==> flow/design.v <==
`timescale 1ns / 1ps
module checkfr_fsm(
    input [31:0] num_in,
    input clk, rst, r_i,
    output res,
    output reg r_o
    );
    reg [4:0] lst;
    reg [4:0] iter;
    reg res_rg;
    reg [1:0] state;
    reg [31:0] num;
    always@(posedge clk)
    begin
        if(rst)
            state <= 2'b00;
        else
        case(state)
        2'b00: if(r_i)
            begin
                lst <= 5'b11111;
                iter <= 0;
                res_rg <= 0;
                num <= num_in;
                state <= 2'b01;
            end
        2'b01:
            begin
                for(iter = 0; iter <= 22; iter = iter + 1)
                begin
                    if (lst == 5'b11111 && num[iter])
                        lst = iter;
                    else
                        lst = lst;
                end
                state <= 2'b10;
            end
        2'b10:
            begin
                if (num[30:23] > 7'b1111111)
                begin
                   res_rg = num[31] || ((22-(num[30:23]-7'b1111111)) >= lst) && (lst!=5'b11111);
                end
                else
                begin
                    res_rg = 1;
                end
                state <= 2'b00;
            end
        default:
            state <= 2'b00;
        endcase
    end
    always@(posedge clk)
    begin
        if(rst)
            r_o <= 0;
        else if(state == 2'b10)
            r_o <= 1;
        else
            r_o <= 0;
    end
    assign res = res_rg;
endmodule
`timescale 1ns / 1ps
module sum_fsm(
    input clk, rst, r_i,
    input [31:0] a, b,
    output [31:0] res,
    output reg r_o
    );
    reg [3:0] state;
    reg [31:0] mx;
    reg [31:0] mn;
    reg [24:0] mant;
    reg [22:0] mant_res;
    reg [8:0] exp;
    reg [4:0] carry;
    reg [4:0] iter;
    reg [31:0] res_reg;
    always@(posedge clk)
    begin
        if(rst)
            state <= 3'b000;
        else
        case(state)
            3'b000:
            begin
                state <= 3'b001;
                mx <= 0;
                mn <= 0;
                mant_res <= 0;
                mant <= 0;
                exp <= 0;
                carry <= 0;
                iter <= 0;
                res_reg <= 0;
            end
            3'b001: if(r_i)
            begin
                mx = (a[30:23] > b[30:23]) ? a : (((a[30:23] == b[30:23])) ? (a[22:0] > b[22:0] ? a : b) : b );
                mn = (a == mx) ? b : a;
                state <= 3'b010;
            end
            3'b010:
            begin
                mant <= (mx[31]^mn[31]) ? {1'b1, mx[22:0]} - ({1'b1, mn[22:0]} >> (mx[30:23]-mn[30:23])): {1'b1, mx[22:0]}+({1'b1, mn[22:0]} >> (mx[30:23]-mn[30:23]));
                state <= 3'b011;
            end
            3'b011:
            begin
                for(iter = 0; iter <= 24; iter = iter + 1)
                begin
                    if(mant[iter])
                        carry = iter;
                    else
                        carry = carry;
                end
                state <= 3'b100;
            end
            3'b100:
            begin
                mant_res <= mant[24] ? (mant >> 1) : (mant << (23-carry)); 
                state <= 3'b101;
            end
            3'b101:
            begin
                exp <= mx[30:23]+carry-5'b10111;
                state <= 3'b110;
            end
            3'b110:
            begin
                res_reg <= mx[31] ? {1'b1, exp[7:0], mant_res} : {1'b0, exp[7:0], mant_res};
                state <= 3'b111;
            end
            3'b111:
                state <= 3'b000;
            default:
                state <= 3'b000;
        endcase
    end
    always@(posedge clk)
    begin
        if(rst)
            r_o <= 0;
        else
        case(state)
            3'b000: r_o <= 0;
            3'b111: r_o <= 1;
        endcase
    end
    assign res = res_reg;
endmodule
`timescale 1ns / 1ps
module del_fsm(
    input [31:0] n, x,
    input clk, rst, r_i,
    output [31:0] res,
    output reg r_o
    );
    reg [24:0] divisible;
    reg [24:0] divider;
    reg [7:0] divs_exp;
    reg [7:0] divd_exp;
    reg divd_fb;
    reg divs_fb;
    reg [4:0] state;
    reg [4:0] iter;
    reg [23:0] mant_res;
    reg [24:0] reminder;
    reg [4:0] carry;
    reg [4:0] carry_sh;
    reg [8:0] exp;
    reg [31:0] res_reg;
    always@(posedge clk)
    begin
        if(rst)
            state <= 5'b00000;
        else
        case(state)
            5'b00000:
            begin
                divisible <= 0;
                divider <= 0;
                divs_exp <= 0;
                divd_exp <= 0;
                divd_fb <= 0;
                divs_fb <= 0;
                iter <= 0;
                mant_res <= 0;
                reminder <= 0;
                carry <= 0;
                res_reg <= 0;
                state <= 5'b00001;
            end
            5'b00001: if(r_i)
            begin
                divisible <= {1'b1, n[22:0]};
                divider <= {1'b1, x[22:0]};
                divs_exp <= n[30:23];
                divd_exp <= x[30:23];
                divd_fb <= n[31];
                divs_fb <= x[31];
                state <= 5'b00010;
            end
            5'b00010:
            begin
                if(divisible >= divider)
                begin
                    divisible <= divisible-divider;
                    mant_res <= mant_res +1'b1;
                    state <= 5'b00010;
                end
                else
                begin
                    reminder <= divisible;
                    state <= 5'b00011;
                end
            end
            5'b00011:
            begin
                reminder <= reminder << 1;
                state <= 5'b00100;
            end
            5'b00100:
            begin
                if(!mant_res[23])
                    state <= 5'b00101;
                else
                    state <= 5'b01010;  
            end
            5'b00101:
            begin
                if(reminder < divider)
                begin
                    mant_res <= mant_res << 1;
                    reminder <= reminder << 1;
                    state <= 5'b01001;
                end
                else
                    state <= 5'b00110;
            end
            5'b00110:
            begin
                mant_res <= (mant_res << 1) + 1'b1;
                state <= 5'b00111;
            end
            5'b00111:
            begin
                reminder <= reminder - divider;
                state <= 5'b01000;
            end
            5'b01000:
            begin
                reminder <= reminder << 1;
                state <= 5'b01001;
            end
            5'b01001:
            begin
                if(iter < 22)
                begin
                    iter <= iter + 1;
                    state <= 5'b00100;
                end
                else
                begin
                    state <= 5'b01010;
                    iter <= 0;
                end
            end
            5'b01010:  
            begin
                if(iter <= 23)
                    state <= 5'b01011;
                else
                    state <= 5'b01100;
            end
            5'b01011:
            begin
                if(mant_res[iter])
                begin
                    carry <= iter;
                    state <= 5'b01101;
                end
                else
                    state <= 5'b01101;
            end
            5'b01101:
            begin
                iter <= iter + 1;
                state <= 5'b01010;
            end
            5'b01100:
            begin
                carry_sh <= 23 - carry;
                state <= 5'b01110;
            end
            5'b01110:
            begin
                mant_res <= mant_res << carry_sh;
                state <= 5'b01111;
            end
            5'b01111:
            begin
                exp <= {1'b0,divs_exp}+7'b1111111-{1'b0,divd_exp};
                state <= 5'b10000;
            end
            5'b10000:
            begin
                res_reg <= {divs_fb^divd_fb, exp[7:0]-5'b10111+carry, mant_res[22:0]};
                state <= 5'b10001;
            end
            5'b10001:
            begin
                state <= 5'b00000;
            end
            default:
                state <= 5'b00000;
        endcase
    end
    always@(posedge clk)
    begin
        if(rst)
            r_o <= 0;
        else if(state == 5'b10001)
            r_o <= 1;
        else
            r_o <= 0;
    end    
    assign res = res_reg;
endmodule
`timescale 1ns / 1ps
module pow2_fsm(
    input [31:0] x,  
    input clk,
    input rst,
    input r_i,
    output [31:0] res,
    output err,
    output reg r_o
    );
    reg [8:0] exp_in;
    reg [22:0] mant_in;
    reg fb;
    reg [8:0] exp;
    reg [47:0] mant;
    reg [22:0] mant_res;
    reg [2:0] state;
    reg [31:0] res_reg;
    reg over;
    always@(posedge clk)
    begin
        if(rst)
            state <= 3'b000;
        else
        case(state)
        3'b000: if(r_i)
        begin
            exp_in <= x[30:23];
            mant_in <= x[22:0];
            fb <= x[31];
            exp <= 0;
            mant <= 0;
            mant_res <= 0;
            over <= 0;
            res_reg <= 0;
            state <= 3'b001;
        end
        3'b001:
        begin
            mant <= {1'b1,mant_in}*{1'b1,mant_in};
            state <= 3'b010;
        end
        3'b010:
        begin
            mant_res <= mant[47] ? mant[46:24] : mant[45:23];  
            state <= 3'b011;
        end
        3'b011:
        begin
            exp <= {1'b0,exp_in}+{1'b0,exp_in}-9'b001111111+mant[47];
            state <= 3'b100;
        end
        3'b100:
        begin
            res_reg = {1'b0, exp[7:0], mant_res};
            over = exp_in[7] ? {exp_in, mant_in} > res_reg[30:0] : {exp_in, mant_in} < res_reg[30:0];
            state <= 3'b101;
        end
        3'b101:
        begin
            state <= 3'b000;
        end
        default:
            state <= 3'b000;
        endcase
    end
    always@(posedge clk)
    begin
        if(rst)
            r_o <= 0;
        else if(state == 3'b101)
            r_o <= 1;
        else
            r_o <= 0;
    end
    assign res = res_reg;
    assign err = over;
endmodule
`timescale 1ns / 1ps
module fsm(
    input [15:0] dataIn,
    input R_I,
    input reset,
    input clk,
    output reg r_o,
    output reg [1:0] err,
    output [31:0] dataOut,
    output ready
    );
    reg [3:0] state;
    reg [31:0] reg_x;
    reg [31:0] reg_n;
    reg [31:0] counter;
    reg [31:0] step1;
    reg [31:0] step2;
    reg fr_i;
    reg fr_flag;
    wire fr_o;
    wire fr_res;
    reg incr_i;
    reg incr_flag;
    wire incr_o;
    wire [31:0] inc_res;
    reg sm_ri;
    reg sm_flag;
    wire sm_ro;
    wire [31:0] sm_res;
    reg dl_ri;
    reg dl_flag;
    wire dl_ro;
    wire [31:0] dl_res;
    reg pw_ri;
    reg pw_flag;
    wire pw_ro;
    wire pw_err;
    wire [31:0] pw_res;
    always@(posedge clk)
    begin
        if(reset)
        begin
            state <= 0;
            fr_i <= 0;
            incr_i <= 0;
            sm_ri <= 0;
            dl_ri <= 0;
            pw_ri <= 0;
        end
        else
        begin
            case(state)
                4'b0000:
                begin
                    reg_x <= 0;
                    reg_n <= 0;
                    counter <= 0;
                    err <= 0;
                    state <= 4'b0001;
                    fr_i <= 0;
                    fr_flag <= 1;
                    incr_i <= 0;
                    incr_flag <= 1;
                    sm_ri <= 0;
                    sm_flag <= 1;
                    dl_ri <= 0;
                    dl_flag <= 1;
                    pw_ri <= 0;
                    pw_flag <= 1;
                end
                4'b0001: if(R_I)
                begin
                    reg_x[31:16] <= dataIn;
                    state <= 4'b0010;
                end
                4'b0010: if(R_I)
                begin
                    reg_x[15:0] <= dataIn;
                    if ({reg_x[31:16], dataIn} == 0)
                    begin 
                        err <= 2'b11;
                        state <= 4'b1110;
                    end
                    else
                        state <= 4'b0011;    
                end
                4'b0011: if(R_I)
                begin
                    reg_n[31:16] <= dataIn;
                    state <= 4'b0100;
                end
                4'b0100: if(R_I)
                begin
                    reg_n[15:0] <= dataIn;
                    state <= 4'b1100;
                end
                4'b1100:  
                begin
                    if(fr_o)
                    begin
                        if(fr_res)
                        begin
                            err <= 2'b10;
                            reg_x <= 0;
                            fr_flag <= 1;
                            state <= 4'b1110;
                        end
                        else
                        begin
                            fr_flag <= 1;
                            state <= 4'b1101;
                        end
                    end
                    else
                    begin
                        if(fr_flag)
                        begin
                            fr_i <= 1;
                            fr_flag <= 0;
                        end
                        else
                            fr_i <= 0;
                   end
                end
                4'b1101:
                begin
                    state <= 4'b0101;
                end
                4'b0101:  
                begin
                    if(incr_o)
                    begin
                        counter <= inc_res;
                        if (inc_res[30:23]>reg_n[30:23] ? 1 : (inc_res[30:23]==reg_n[30:23] ? inc_res[22:0]>=reg_n[22:0] : 0))
                        begin
                            state <= 4'b0000;
                            incr_flag <= 1;
                        end
                        else
                        begin
                            incr_flag <= 1;
                            state <= 4'b0110;
                        end
                    end
                    else
                    begin
                        if(incr_flag)
                        begin
                            incr_i <= 1;
                            incr_flag <= 0;
                        end
                        else
                            incr_i <= 0;
                    end    
                end
                4'b0110:  
                begin
                    if(pw_ro)
                    begin
                        if (pw_err)
                        begin
                            err <= 2'b01;
                            reg_x <= 0;
                            state <= 4'b1110;
                            pw_flag <= 1;
                        end
                        else
                        begin
                            pw_flag <= 1;
                            step1 <= pw_res;
                            state <= 4'b0111;
                        end
                    end
                    else
                    begin
                        if(pw_flag)
                        begin
                            pw_ri <= 1;
                            pw_flag <= 0;
                        end
                        else
                            pw_ri <= 0;
                    end
                end
                4'b0111:  
                begin
                    if(dl_ro)
                    begin
                        dl_flag <= 1;
                        step2 <= dl_res;
                        state <= 4'b1000;
                    end
                    else
                    begin
                        if(dl_flag)
                        begin
                            dl_ri <= 1;
                            dl_flag <= 0;
                        end
                        else
                            dl_ri <= 0;
                   end
                end
                4'b1000:  
                begin
                    if(sm_ro)
                    begin
                        sm_flag <= 1;
                        reg_x <= sm_res;
                        state <= 4'b1110;
                    end
                    else
                    begin
                        if(sm_flag)
                        begin
                            sm_ri <= 1;
                            sm_flag <= 0;
                        end
                        else
                            sm_ri <= 0;
                    end
                end
                4'b1110:  
                begin
                    if(err==0)
                        state <= 4'b0101;
                    else
                        state <= 4'b0000;
                end
            endcase 
        end
    end
    always@(posedge clk)
    begin
        if(reset)
            r_o <= 0;
        else
        case(state)
            4'b0000: r_o <= 0;
            4'b0101: r_o <= 0;
            4'b1110: r_o <= 1;
            4'b1101: r_o <= 1;
        endcase
    end
    assign dataOut = reg_x;
    assign ready = (state == 4'b0001) || (state == 4'b0010) ||
                   (state == 4'b0011) || (state == 4'b0100);
    checkfr_fsm FR(
        .clk(clk),
        .rst(reset),
        .r_i(fr_i),
        .num_in(reg_n),
        .res(fr_res),
        .r_o(fr_o)
    );
    sum_fsm INCR(
        .clk(clk),
        .rst(reset),
        .r_i(incr_i),
        .r_o(incr_o),
        .a(counter),
        .b(32'b00111111100000000000000000000000),
        .res(inc_res)
    );
    sum_fsm SM(
        .clk(clk),
        .rst(reset),
        .r_i(sm_ri),
        .r_o(sm_ro),
        .a(step1),
        .b(step2),
        .res(sm_res)
    );
    pow2_fsm PW(
        .clk(clk),
        .rst(reset),
        .r_i(pw_ri),
        .r_o(pw_ro),
        .x(reg_x),
        .err(pw_err),
        .res(pw_res)
    );
    del_fsm DL(
        .clk(clk),
        .rst(reset),
        .r_i(dl_ri),
        .r_o(dl_ro),
        .n(reg_n),
        .x(reg_x),
        .res(dl_res)
    );
endmodule
Hand-over note for fsm

## Tool chain data of fsm

Tool output for the design above before and after an edit, in the order of the flow.
"unedited" refers to lines of the RTL above, "edited" to lines of the edited file.
"difference": "edited" minus "unedited" as printed here. "rel. change": 100 x difference / "unedited".
Operators carry their Yosys type and port widths (W data, S select, Z words).
The mark n/a stands for no value.

- Top: fsm
- Clock: clk
- Standard-cell library: sky130hd
- Timing corner: tt_025C_1v80

## Edit of the RTL

Unified diff, file above to edited file.
A script made this edit. It changes what the design does and was not meant as an optimisation.

```diff
@@ -369,5 +369,5 @@
         3'b001:
         begin
-            mant <= {1'b1,mant_in}*{1'b1,mant_in};
+            mant <= {1'b1,mant_in}&{1'b1,mant_in};
             state <= 3'b010;
         end
```

## Elaborated design

Yosys after proc, flatten, opt, wreduce and memory -nomap, before mapping. Memory bits, and registers merged into a memory's read port (data or address), are not among the register bits. Print and check cells are not counted.

Bit counts:

| element | unedited | edited | difference | rel. change (%) |
|---|---|---|---|---|
| flip-flop bits (word level) | 867 | 867 | 0 | 0.00 |
| bits in latches | 0 | 0 | 0 | n/a |
| bits in writable memories | 0 | 0 | 0 | n/a |
| ROM bits | 0 | 0 | 0 | n/a |
| clocked read ports x word width | 0 | 0 | 0 | n/a |
| memories kept | 0 | 0 | 0 | n/a |
| input bits | 19 | 19 | 0 | 0.00 |
| output and inout bits | 36 | 36 | 0 | 0.00 |
| elaborated cells | 626 | 626 | 0 | 0.00 |

Cells by class:

| element | unedited | edited | difference | rel. change (%) |
|---|---|---|---|---|
| $add $sub $neg | 27 | 27 | 0 | 0.00 |
| multiply operators | 1 | 0 | -1 | -100.00 |
| div/mod/pow operators | 0 | 0 | 0 | n/a |
| magnitude comparators | 14 | 14 | 0 | 0.00 |
| eq/ne operators | 106 | 106 | 0 | 0.00 |
| shifts and indexed selects | 6 | 6 | 0 | 0.00 |
| muxes and demuxes | 273 | 273 | 0 | 0.00 |
| bitwise gates (word level) | 5 | 6 | +1 | +20.00 |
| reductions and logical operators | 127 | 127 | 0 | 0.00 |

Operators with widths:

| cell | unedited | edited | difference | rel. change (%) |
|---|---|---|---|---|
| $mul A24 B24 Y48 | 1 | 0 | -1 | -100.00 |
| $and A24 B24 Y24 | 0 | 1 | +1 | n/a |
| $mux W5 | 121 | 121 | 0 | 0.00 |
| $reduce_bool A2 Y1 | 31 | 31 | 0 | 0.00 |
| $mux W1 | 27 | 27 | 0 | 0.00 |
| $eq A5 B5 Y1 const B | 25 | 25 | 0 | 0.00 |
| $logic_and A1 B1 Y1 | 24 | 24 | 0 | 0.00 |
| $reduce_and A2 Y1 | 22 | 22 | 0 | 0.00 |
| $reduce_and A3 Y1 | 18 | 18 | 0 | 0.00 |
| $pmux W1 S2 | 17 | 17 | 0 | 0.00 |
| $mux W32 | 16 | 16 | 0 | 0.00 |
| $mux W4 | 16 | 16 | 0 | 0.00 |
| $ne A2 B2 Y1 const B | 16 | 16 | 0 | 0.00 |
| $eq A4 B3 Y1 const B | 12 | 12 | 0 | 0.00 |
| $ne A2 B1 Y1 const B | 10 | 10 | 0 | 0.00 |
| $pmux W32 S2 | 9 | 9 | 0 | 0.00 |
| $eq A5 B4 Y1 const B | 8 | 8 | 0 | 0.00 |
| $mux W2 | 8 | 8 | 0 | 0.00 |
| $mux W16 | 7 | 7 | 0 | 0.00 |
| $mux W25 | 7 | 7 | 0 | 0.00 |
| $eq A4 B2 Y1 const B | 6 | 6 | 0 | 0.00 |
| $pmux W8 S2 | 5 | 5 | 0 | 0.00 |
| $eq A4 B4 Y1 const B | 4 | 4 | 0 | 0.00 |
| $eq A5 B3 Y1 const B | 4 | 4 | 0 | 0.00 |
| $logic_or A1 B1 Y1 | 4 | 4 | 0 | 0.00 |
| $mux W23 | 4 | 4 | 0 | 0.00 |
| $mux W3 | 4 | 4 | 0 | 0.00 |
| $pmux W5 S2 | 4 | 4 | 0 | 0.00 |

Not every row of either side is listed.

## Depth

Yosys ltp: most cells in a row. Word level: on the elaborated netlist, between registers, memories and ports. Mapped: between sequential cells and ports; inverters and the memories' decode and read muxes count.

Logic depth:

| element | unedited | edited | difference | rel. change (%) |
|---|---|---|---|---|
| depth in word-level cells | 114 | 114 | 0 | 0.00 |
| ABC_AREA | 0 | 0 | n/a | n/a |
| gate-level depth with buffers | 29 | 30 | +1 | +3.45 |

## Synthesis result

Source: synth_stat.txt of the flow (Yosys; design flattened, memories mapped). It holds for the ABC_AREA given above (unset counts as 0); a run with the other value may have another netlist.

Cells by type:

| cell | unedited | edited | difference | rel. change (%) |
|---|---|---|---|---|
| sky130_fd_sc_hd__inv_1 | 781 | 247 | -534 | -68.37 |
| sky130_fd_sc_hd__fa_1 | 433 | 10 | -423 | -97.69 |
| sky130_fd_sc_hd__ha_1 | 451 | 225 | -226 | -50.11 |
| sky130_fd_sc_hd__nor2_1 | 356 | 254 | -102 | -28.65 |
| sky130_fd_sc_hd__edfxtp_1 | 808 | 718 | -90 | -11.14 |
| sky130_fd_sc_hd__nand2_1 | 353 | 265 | -88 | -24.93 |
| sky130_fd_sc_hd__and2_1 | 443 | 357 | -86 | -19.41 |
| sky130_fd_sc_hd__nor2b_1 | 211 | 136 | -75 | -35.55 |
| sky130_fd_sc_hd__a21oi_1 | 264 | 201 | -63 | -23.86 |
| sky130_fd_sc_hd__xor2_1 | 122 | 70 | -52 | -42.62 |
| sky130_fd_sc_hd__clkbuf_1 | 222 | 178 | -44 | -19.82 |
| sky130_fd_sc_hd__o21ai_0 | 211 | 170 | -41 | -19.43 |
| sky130_fd_sc_hd__mux2i_1 | 146 | 105 | -41 | -28.08 |
| sky130_fd_sc_hd__nor3_1 | 120 | 81 | -39 | -32.50 |
| sky130_fd_sc_hd__and3_1 | 39 | 58 | +19 | +48.72 |
| sky130_fd_sc_hd__o21a_1 | 75 | 57 | -18 | -24.00 |
| sky130_fd_sc_hd__or2_2 | 28 | 11 | -17 | -60.71 |
| sky130_fd_sc_hd__a211oi_1 | 55 | 43 | -12 | -21.82 |

Not every row of either side is listed.

Synthesis totals:

| element | unedited | edited | difference | rel. change (%) |
|---|---|---|---|---|
| standard cells after synthesis | 6,240 | 4,251 | -1,989 | -31.88 |
| mapped area (µm²) | 66,416.2 | 46,231.8 | -20,184.4 | -30.39 |
| flip-flops | 874 | 784 | -90 | -10.30 |
| buffer cells | 250 | 213 | -37 | -14.80 |

The figures by module come from a second, unflattened synthesis with its own total; it is not the netlist above.

Second synthesis, totals:

| element | unedited | edited | difference | rel. change (%) |
|---|---|---|---|---|
| cell total of the unflattened synthesis | 6,780 | 4,791 | -1,989 | -29.34 |
| area total of the unflattened synthesis (µm²) | 69,739.4 | 51,049.0 | -18,690.4 | -26.80 |

Each row is one instance without its submodules.

Modules, unedited:

| module | instances | cells | area (µm²) | seq. area (µm²) |
|---|---|---|---|---|
| sum_fsm | 2 | 1,362 | 13,132.6 | 4,894.7 |
| pow2_fsm | 1 | 2,101 | 21,225.4 | 3,713.6 |
| del_fsm | 1 | 1,197 | 12,239.2 | 5,515.3 |
| fsm | 1 | 507 | 7,469.7 | 5,375.2 |
| checkfr_fsm | 1 | 251 | 2,539.9 | 1,221.2 |

Modules, edited:

| module | instances | cells | area (µm²) | seq. area (µm²) |
|---|---|---|---|---|
| sum_fsm | 2 | 1,337 | 13,216.4 | 4,894.7 |
| del_fsm | 1 | 1,197 | 12,239.2 | 5,515.3 |
| fsm | 1 | 507 | 7,469.7 | 5,375.2 |
| checkfr_fsm | 1 | 251 | 2,539.9 | 1,221.2 |
| pow2_fsm | 1 | 162 | 2,367.3 | 1,671.6 |

## Path before layout

Source: OpenSTA report_checks on the synthesized netlist (no wires, ideal clock, input and output delay 20% of the period each), path of least setup slack; recovery checks are left aside. Register names are those of the netlist, which keeps one name where synthesis merged equal registers.

Timing path post-synthesis:

| element | unedited | edited | difference | rel. change (%) |
|---|---|---|---|---|
| path type | flip-flop to flip-flop | flip-flop to flip-flop | n/a | n/a |
| start point | register PW.mant_in[2] | register SM.mn[23] | n/a | n/a |
| end point | register PW.mant[46] | register SM.mant[24] | n/a | n/a |
| clock period (ns) | 10.0 | 10.0 | 0.0 | 0.00 |
| setup time (ns) | 0.259 | 0.257 | -0.002 | n/a |
| time at the first pin (ns) | 0.000 | 0.000 | 0.000 | n/a |
| arrival (ns) | 7.861 | 6.136 | -1.725 | -21.94 |
| required time (ns) | 9.741 | 9.743 | +0.002 | +0.02 |
| slack (ns) | 1.880 | 3.607 | +1.727 | n/a |
| delay of the path (ns) | 8.120 | 6.393 | -1.727 | -21.27 |
| stages | 28 | 28 | 0 | 0.00 |
| synthesis period reached (ns) | 8.12 | 6.393 | -1.727 | -21.27 |

"delay of the path" is the arrival time less input delay plus setup time.
"stages": output pins that drive a net of the path, with the launching flip-flop's if there is one; two outputs of one cell count as two.
"synthesis period reached" is the clock period less the worst setup slack; recovery checks do not enter. This is arithmetic on one report: input and output delays are still those of the set period (20% each).
The rows between start and end are the longest chain of elaborated cells between them; the timing report does not say that the signal goes this way. Where chains are equally long, one stands for them.
A line is the first line of the expression or statement that the cell stems from. Yosys adds cells for indexed reads and writes and turns some case tables into memories.

On the way, post-synthesis, unedited:
- Path through: sky130_fd_sc_hd__edfxtp_1 > sky130_fd_sc_hd__clkbuf_1 > sky130_fd_sc_hd__inv_1 > sky130_fd_sc_hd__clkbuf_1 > sky130_fd_sc_hd__nor2_1 > sky130_fd_sc_hd__fa_1 > sky130_fd_sc_hd__fa_1 > sky130_fd_sc_hd__fa_1 > sky130_fd_sc_hd__inv_1 > sky130_fd_sc_hd__fa_1 > sky130_fd_sc_hd__inv_1 > sky130_fd_sc_hd__fa_1 > sky130_fd_sc_hd__inv_1 > sky130_fd_sc_hd__fa_1 > sky130_fd_sc_hd__inv_1 > sky130_fd_sc_hd__fa_1 > sky130_fd_sc_hd__ha_1 > sky130_fd_sc_hd__a211oi_1 > sky130_fd_sc_hd__or3_1 > sky130_fd_sc_hd__nand4_1 > sky130_fd_sc_hd__or4_1 > sky130_fd_sc_hd__a311oi_2 > sky130_fd_sc_hd__o21ai_0 > sky130_fd_sc_hd__a2111oi_0 > sky130_fd_sc_hd__nor3_1 > sky130_fd_sc_hd__o31ai_1 > sky130_fd_sc_hd__a21o_1 > sky130_fd_sc_hd__a21oi_1
- Cells in the longest elaborated chain: 2
- Elaborated cells on any way between the ends: 2
- RTL lines with such cells: 2
- Those cells by class: mul (1); mux (1)

Ends and longest elaborated chain, post-synthesis, unedited:

| element | RTL line | RTL |
|---|---|---|
| start: declaration | 343 | `reg [22:0] mant_in;` |
| start: assignment | 360 | `mant_in <= x[22:0];` |
| $mul A24 B24 Y48 | 371 | `mant <= {1'b1,mant_in}*{1'b1,mant_in};` |
| $pmux W48 S2 | 356 | `case(state)` |
| end: assignment | 363 | `mant <= 0;` |
| end: assignment | 371 |  |
| end: declaration | 346 | `reg [47:0] mant;` |

On the way, post-synthesis, edited:
- Path through: sky130_fd_sc_hd__edfxtp_1 > sky130_fd_sc_hd__ha_1 > sky130_fd_sc_hd__fa_1 > sky130_fd_sc_hd__buf_2 > sky130_fd_sc_hd__buf_1 > sky130_fd_sc_hd__buf_1 > sky130_fd_sc_hd__mux4_2 > sky130_fd_sc_hd__mux2i_1 > sky130_fd_sc_hd__nor4_1 > sky130_fd_sc_hd__a31oi_1 > sky130_fd_sc_hd__nand2b_1 > sky130_fd_sc_hd__ha_1 > sky130_fd_sc_hd__a21boi_0 > sky130_fd_sc_hd__a21oi_1 > sky130_fd_sc_hd__xnor2_1 > sky130_fd_sc_hd__ha_1 > sky130_fd_sc_hd__or3_1 > sky130_fd_sc_hd__o21ai_0 > sky130_fd_sc_hd__a211oi_1 > sky130_fd_sc_hd__nor2_1 > sky130_fd_sc_hd__a21oi_1 > sky130_fd_sc_hd__a41o_1 > sky130_fd_sc_hd__o211ai_1 > sky130_fd_sc_hd__nand4b_1 > sky130_fd_sc_hd__a21o_1 > sky130_fd_sc_hd__a21o_1 > sky130_fd_sc_hd__a211o_1 > sky130_fd_sc_hd__mux2i_1
- Cells in the longest elaborated chain: 5
- Elaborated cells on any way between the ends: 6
- RTL lines with such cells: 2
- Those cells by class: add/sub (3); shift (1); mux (2)

Ends and longest elaborated chain, post-synthesis, edited:

| element | RTL line | RTL |
|---|---|---|
| start: declaration | 74 | `reg [31:0] mn;` |
| start: assignment | 91 | `mn <= 0;` |
| start: assignment | 102 | `mn = (a == mx) ? b : a;` |
| $sub A8 B8 Y8 | 107 | `mant <= (mx[31]^mn[31]) ? {1'b1, mx[22:0]} - ({1'b1, mn[22:0]} >> (mx[30:23]-mn[30:23])): {1'b1, mx[22:0]}+({1 ...` |
| $shr A24 B8 Y25 | 107 |  |
| $add A24 B25 Y25 | 107 |  |
| $mux W25 | 107 |  |
| $pmux W25 S2 | 86 | `case(state)` |
| end: assignment | 93 | `mant <= 0;` |
| end: assignment | 107 |  |
| end: declaration | 75 | `reg [24:0] mant;` |

## Path in the finished layout

From the final timing report of the runs of pair A: the path of least setup slack in the routed layout; clock arrival at registers is part of the times.

Timing path after layout:

| element | unedited | edited | difference | rel. change (%) |
|---|---|---|---|---|
| path type | flip-flop to flip-flop | flip-flop to flip-flop | n/a | n/a |
| start point | register PW.mant_in[7] | register SM.mn[23] | n/a | n/a |
| end point | register PW.mant[46] | register SM.mant[24] | n/a | n/a |
| clock period (ns) | 9.17 | 9.17 | 0.00 | 0.00 |
| setup time (ns) | 0.25 | 0.25 | 0.00 | n/a |
| time at the first pin (ns) | 0.70 | 0.64 | -0.06 | -8.57 |
| arrival (ns) | 9.15 | 7.47 | -1.68 | -18.36 |
| required time (ns) | 9.63 | 9.57 | -0.06 | -0.62 |
| slack (ns) | 0.49 | 2.10 | +1.61 | n/a |
| stages | 25 | 26 | +1 | +4.00 |

The rows between start and end are the longest chain of elaborated cells between them; the timing report does not say that the signal goes this way. Where chains are equally long, one stands for them.

On the way, after layout, unedited:
- Path through: sky130_fd_sc_hd__edfxtp_1 > sky130_fd_sc_hd__buf_4 > sky130_fd_sc_hd__inv_1 > sky130_fd_sc_hd__buf_4 > sky130_fd_sc_hd__ha_1 > sky130_fd_sc_hd__xnor2_1 > sky130_fd_sc_hd__fa_1 > sky130_fd_sc_hd__fa_1 > sky130_fd_sc_hd__fa_1 > sky130_fd_sc_hd__fa_1 > sky130_fd_sc_hd__fa_1 > sky130_fd_sc_hd__fa_1 > sky130_fd_sc_hd__ha_1 > sky130_fd_sc_hd__a21o_1 > sky130_fd_sc_hd__a2bb2oi_1 > sky130_fd_sc_hd__nand4_1 > sky130_fd_sc_hd__or4_1 > sky130_fd_sc_hd__a311oi_2 > sky130_fd_sc_hd__buf_4 > sky130_fd_sc_hd__o21ai_0 > sky130_fd_sc_hd__a2111oi_0 > sky130_fd_sc_hd__nor3_1 > sky130_fd_sc_hd__o31ai_1 > sky130_fd_sc_hd__a21o_1 > sky130_fd_sc_hd__a21oi_1
- Cells in the longest elaborated chain: 2
- Elaborated cells on any way between the ends: 2
- RTL lines with such cells: 2
- Those cells by class: mul (1); mux (1)

Ends and longest elaborated chain, after layout, unedited:

| element | RTL line | RTL |
|---|---|---|
| start: declaration | 343 | `reg [22:0] mant_in;` |
| start: assignment | 360 | `mant_in <= x[22:0];` |
| $mul A24 B24 Y48 | 371 | `mant <= {1'b1,mant_in}*{1'b1,mant_in};` |
| $pmux W48 S2 | 356 | `case(state)` |
| end: assignment | 363 | `mant <= 0;` |
| end: assignment | 371 |  |
| end: declaration | 346 | `reg [47:0] mant;` |

On the way, after layout, edited:
- Path through: sky130_fd_sc_hd__edfxtp_1 > sky130_fd_sc_hd__ha_1 > sky130_fd_sc_hd__mux2_2 > sky130_fd_sc_hd__mux2i_1 > sky130_fd_sc_hd__o21a_1 > sky130_fd_sc_hd__nor4_1 > sky130_fd_sc_hd__a31oi_1 > sky130_fd_sc_hd__nor2_1 > sky130_fd_sc_hd__inv_1 > sky130_fd_sc_hd__ha_1 > sky130_fd_sc_hd__a21boi_0 > sky130_fd_sc_hd__nand4_1 > sky130_fd_sc_hd__nor2_1 > sky130_fd_sc_hd__a21oi_1 > sky130_fd_sc_hd__nor2b_1 > sky130_fd_sc_hd__o22ai_1 > sky130_fd_sc_hd__ha_1 > sky130_fd_sc_hd__nand3_1 > sky130_fd_sc_hd__nand2_1 > sky130_fd_sc_hd__a41o_1 > sky130_fd_sc_hd__o211ai_1 > sky130_fd_sc_hd__nand4b_1 > sky130_fd_sc_hd__a21o_1 > sky130_fd_sc_hd__a21o_1 > sky130_fd_sc_hd__a211o_1 > sky130_fd_sc_hd__mux2i_1
- Cells in the longest elaborated chain: 5
- Elaborated cells on any way between the ends: 6
- RTL lines with such cells: 2
- Those cells by class: add/sub (3); shift (1); mux (2)

Ends and longest elaborated chain, after layout, edited:

| element | RTL line | RTL |
|---|---|---|
| start: declaration | 74 | `reg [31:0] mn;` |
| start: assignment | 91 | `mn <= 0;` |
| start: assignment | 102 | `mn = (a == mx) ? b : a;` |
| $sub A8 B8 Y8 | 107 | `mant <= (mx[31]^mn[31]) ? {1'b1, mx[22:0]} - ({1'b1, mn[22:0]} >> (mx[30:23]-mn[30:23])): {1'b1, mx[22:0]}+({1 ...` |
| $shr A24 B8 Y25 | 107 |  |
| $add A24 B25 Y25 | 107 |  |
| $mux W25 | 107 |  |
| $pmux W25 S2 | 86 | `case(state)` |
| end: assignment | 93 | `mant <= 0;` |
| end: assignment | 107 |  |
| end: declaration | 75 | `reg [24:0] mant;` |

## Flow runs

Both versions went through the flow (Yosys, OpenROAD) with the same settings in each pair. Constraints: input delay and output delay 20% of the set period each, output load 0.01 pF.

Settings, pair A:
- CORE_UTILIZATION: 40
- period_ns: 9.17
- CAP_MARGIN: 20
- CORE_MARGIN: 2
- SLEW_MARGIN: 20

Final reports, pair A:

| element | unedited | edited | difference | rel. change (%) |
|---|---|---|---|---|
| mapped cell area after synthesis (µm²) | 66,416.2 | 46,231.8 | -20,184.4 | -30.39 |
| die footprint (µm²) | 169,316.0 | 118,315.0 | -51,001.0 | -30.12 |
| std-cell area (final layout) (µm²) | 72,816.1 | 51,403.0 | -21,413.1 | -29.41 |
| setup slack of the worst path (ns) | 0.486 | 2.102 | +1.616 | n/a |
| sum of negative setup slack (ns) | 0.000 | 0.000 | 0.000 | n/a |
| smallest hold slack (ns) | 0.418 | 0.409 | -0.009 | n/a |
| power consumption (mW) | 9.796 | 9.085 | -0.711 | -7.26 |
| achieved period (ns) | 8.684 | 7.068 | -1.616 | -18.61 |

Settings, pair B:
- CELL_PAD_IN_SITES_GLOBAL_PLACEMENT: 2
- CORE_ASPECT_RATIO: 1.78
- CORE_MARGIN: 4
- CORE_UTILIZATION: 48
- PLACE_DENSITY: 0.74
- SETUP_SLACK_MARGIN: 2.05
- SLEW_MARGIN: 20
- TNS_END_PERCENT: 45
- period_ns: 7.35
- CAP_MARGIN: 20

Final reports, pair B:

| element | unedited | edited | difference | rel. change (%) |
|---|---|---|---|---|
| mapped cell area after synthesis (µm²) | 66,416.2 | 46,231.8 | -20,184.4 | -30.39 |
| die footprint (µm²) | 144,633.0 | 101,553.0 | -43,080.0 | -29.79 |
| std-cell area (final layout) (µm²) | 75,907.8 | 53,069.6 | -22,838.2 | -30.09 |
| setup slack of the worst path (ns) | -0.409 | 1.406 | +1.815 | n/a |
| sum of negative setup slack (ns) | -3.785 | 0.000 | +3.785 | n/a |
| smallest hold slack (ns) | 0.395 | 0.419 | +0.024 | n/a |
| power consumption (mW) | 12.442 | 11.409 | -1.033 | -8.30 |
| achieved period (ns) | 7.759 | 5.944 | -1.815 | -23.39 |

"achieved period" is the run's clock period less its worst setup slack. It is reckoned from that one timing run; input and output delays stay at 20% of the period that was set.
"power consumption": no workload was simulated; the value follows from the tool's default switching activity.

End of note.
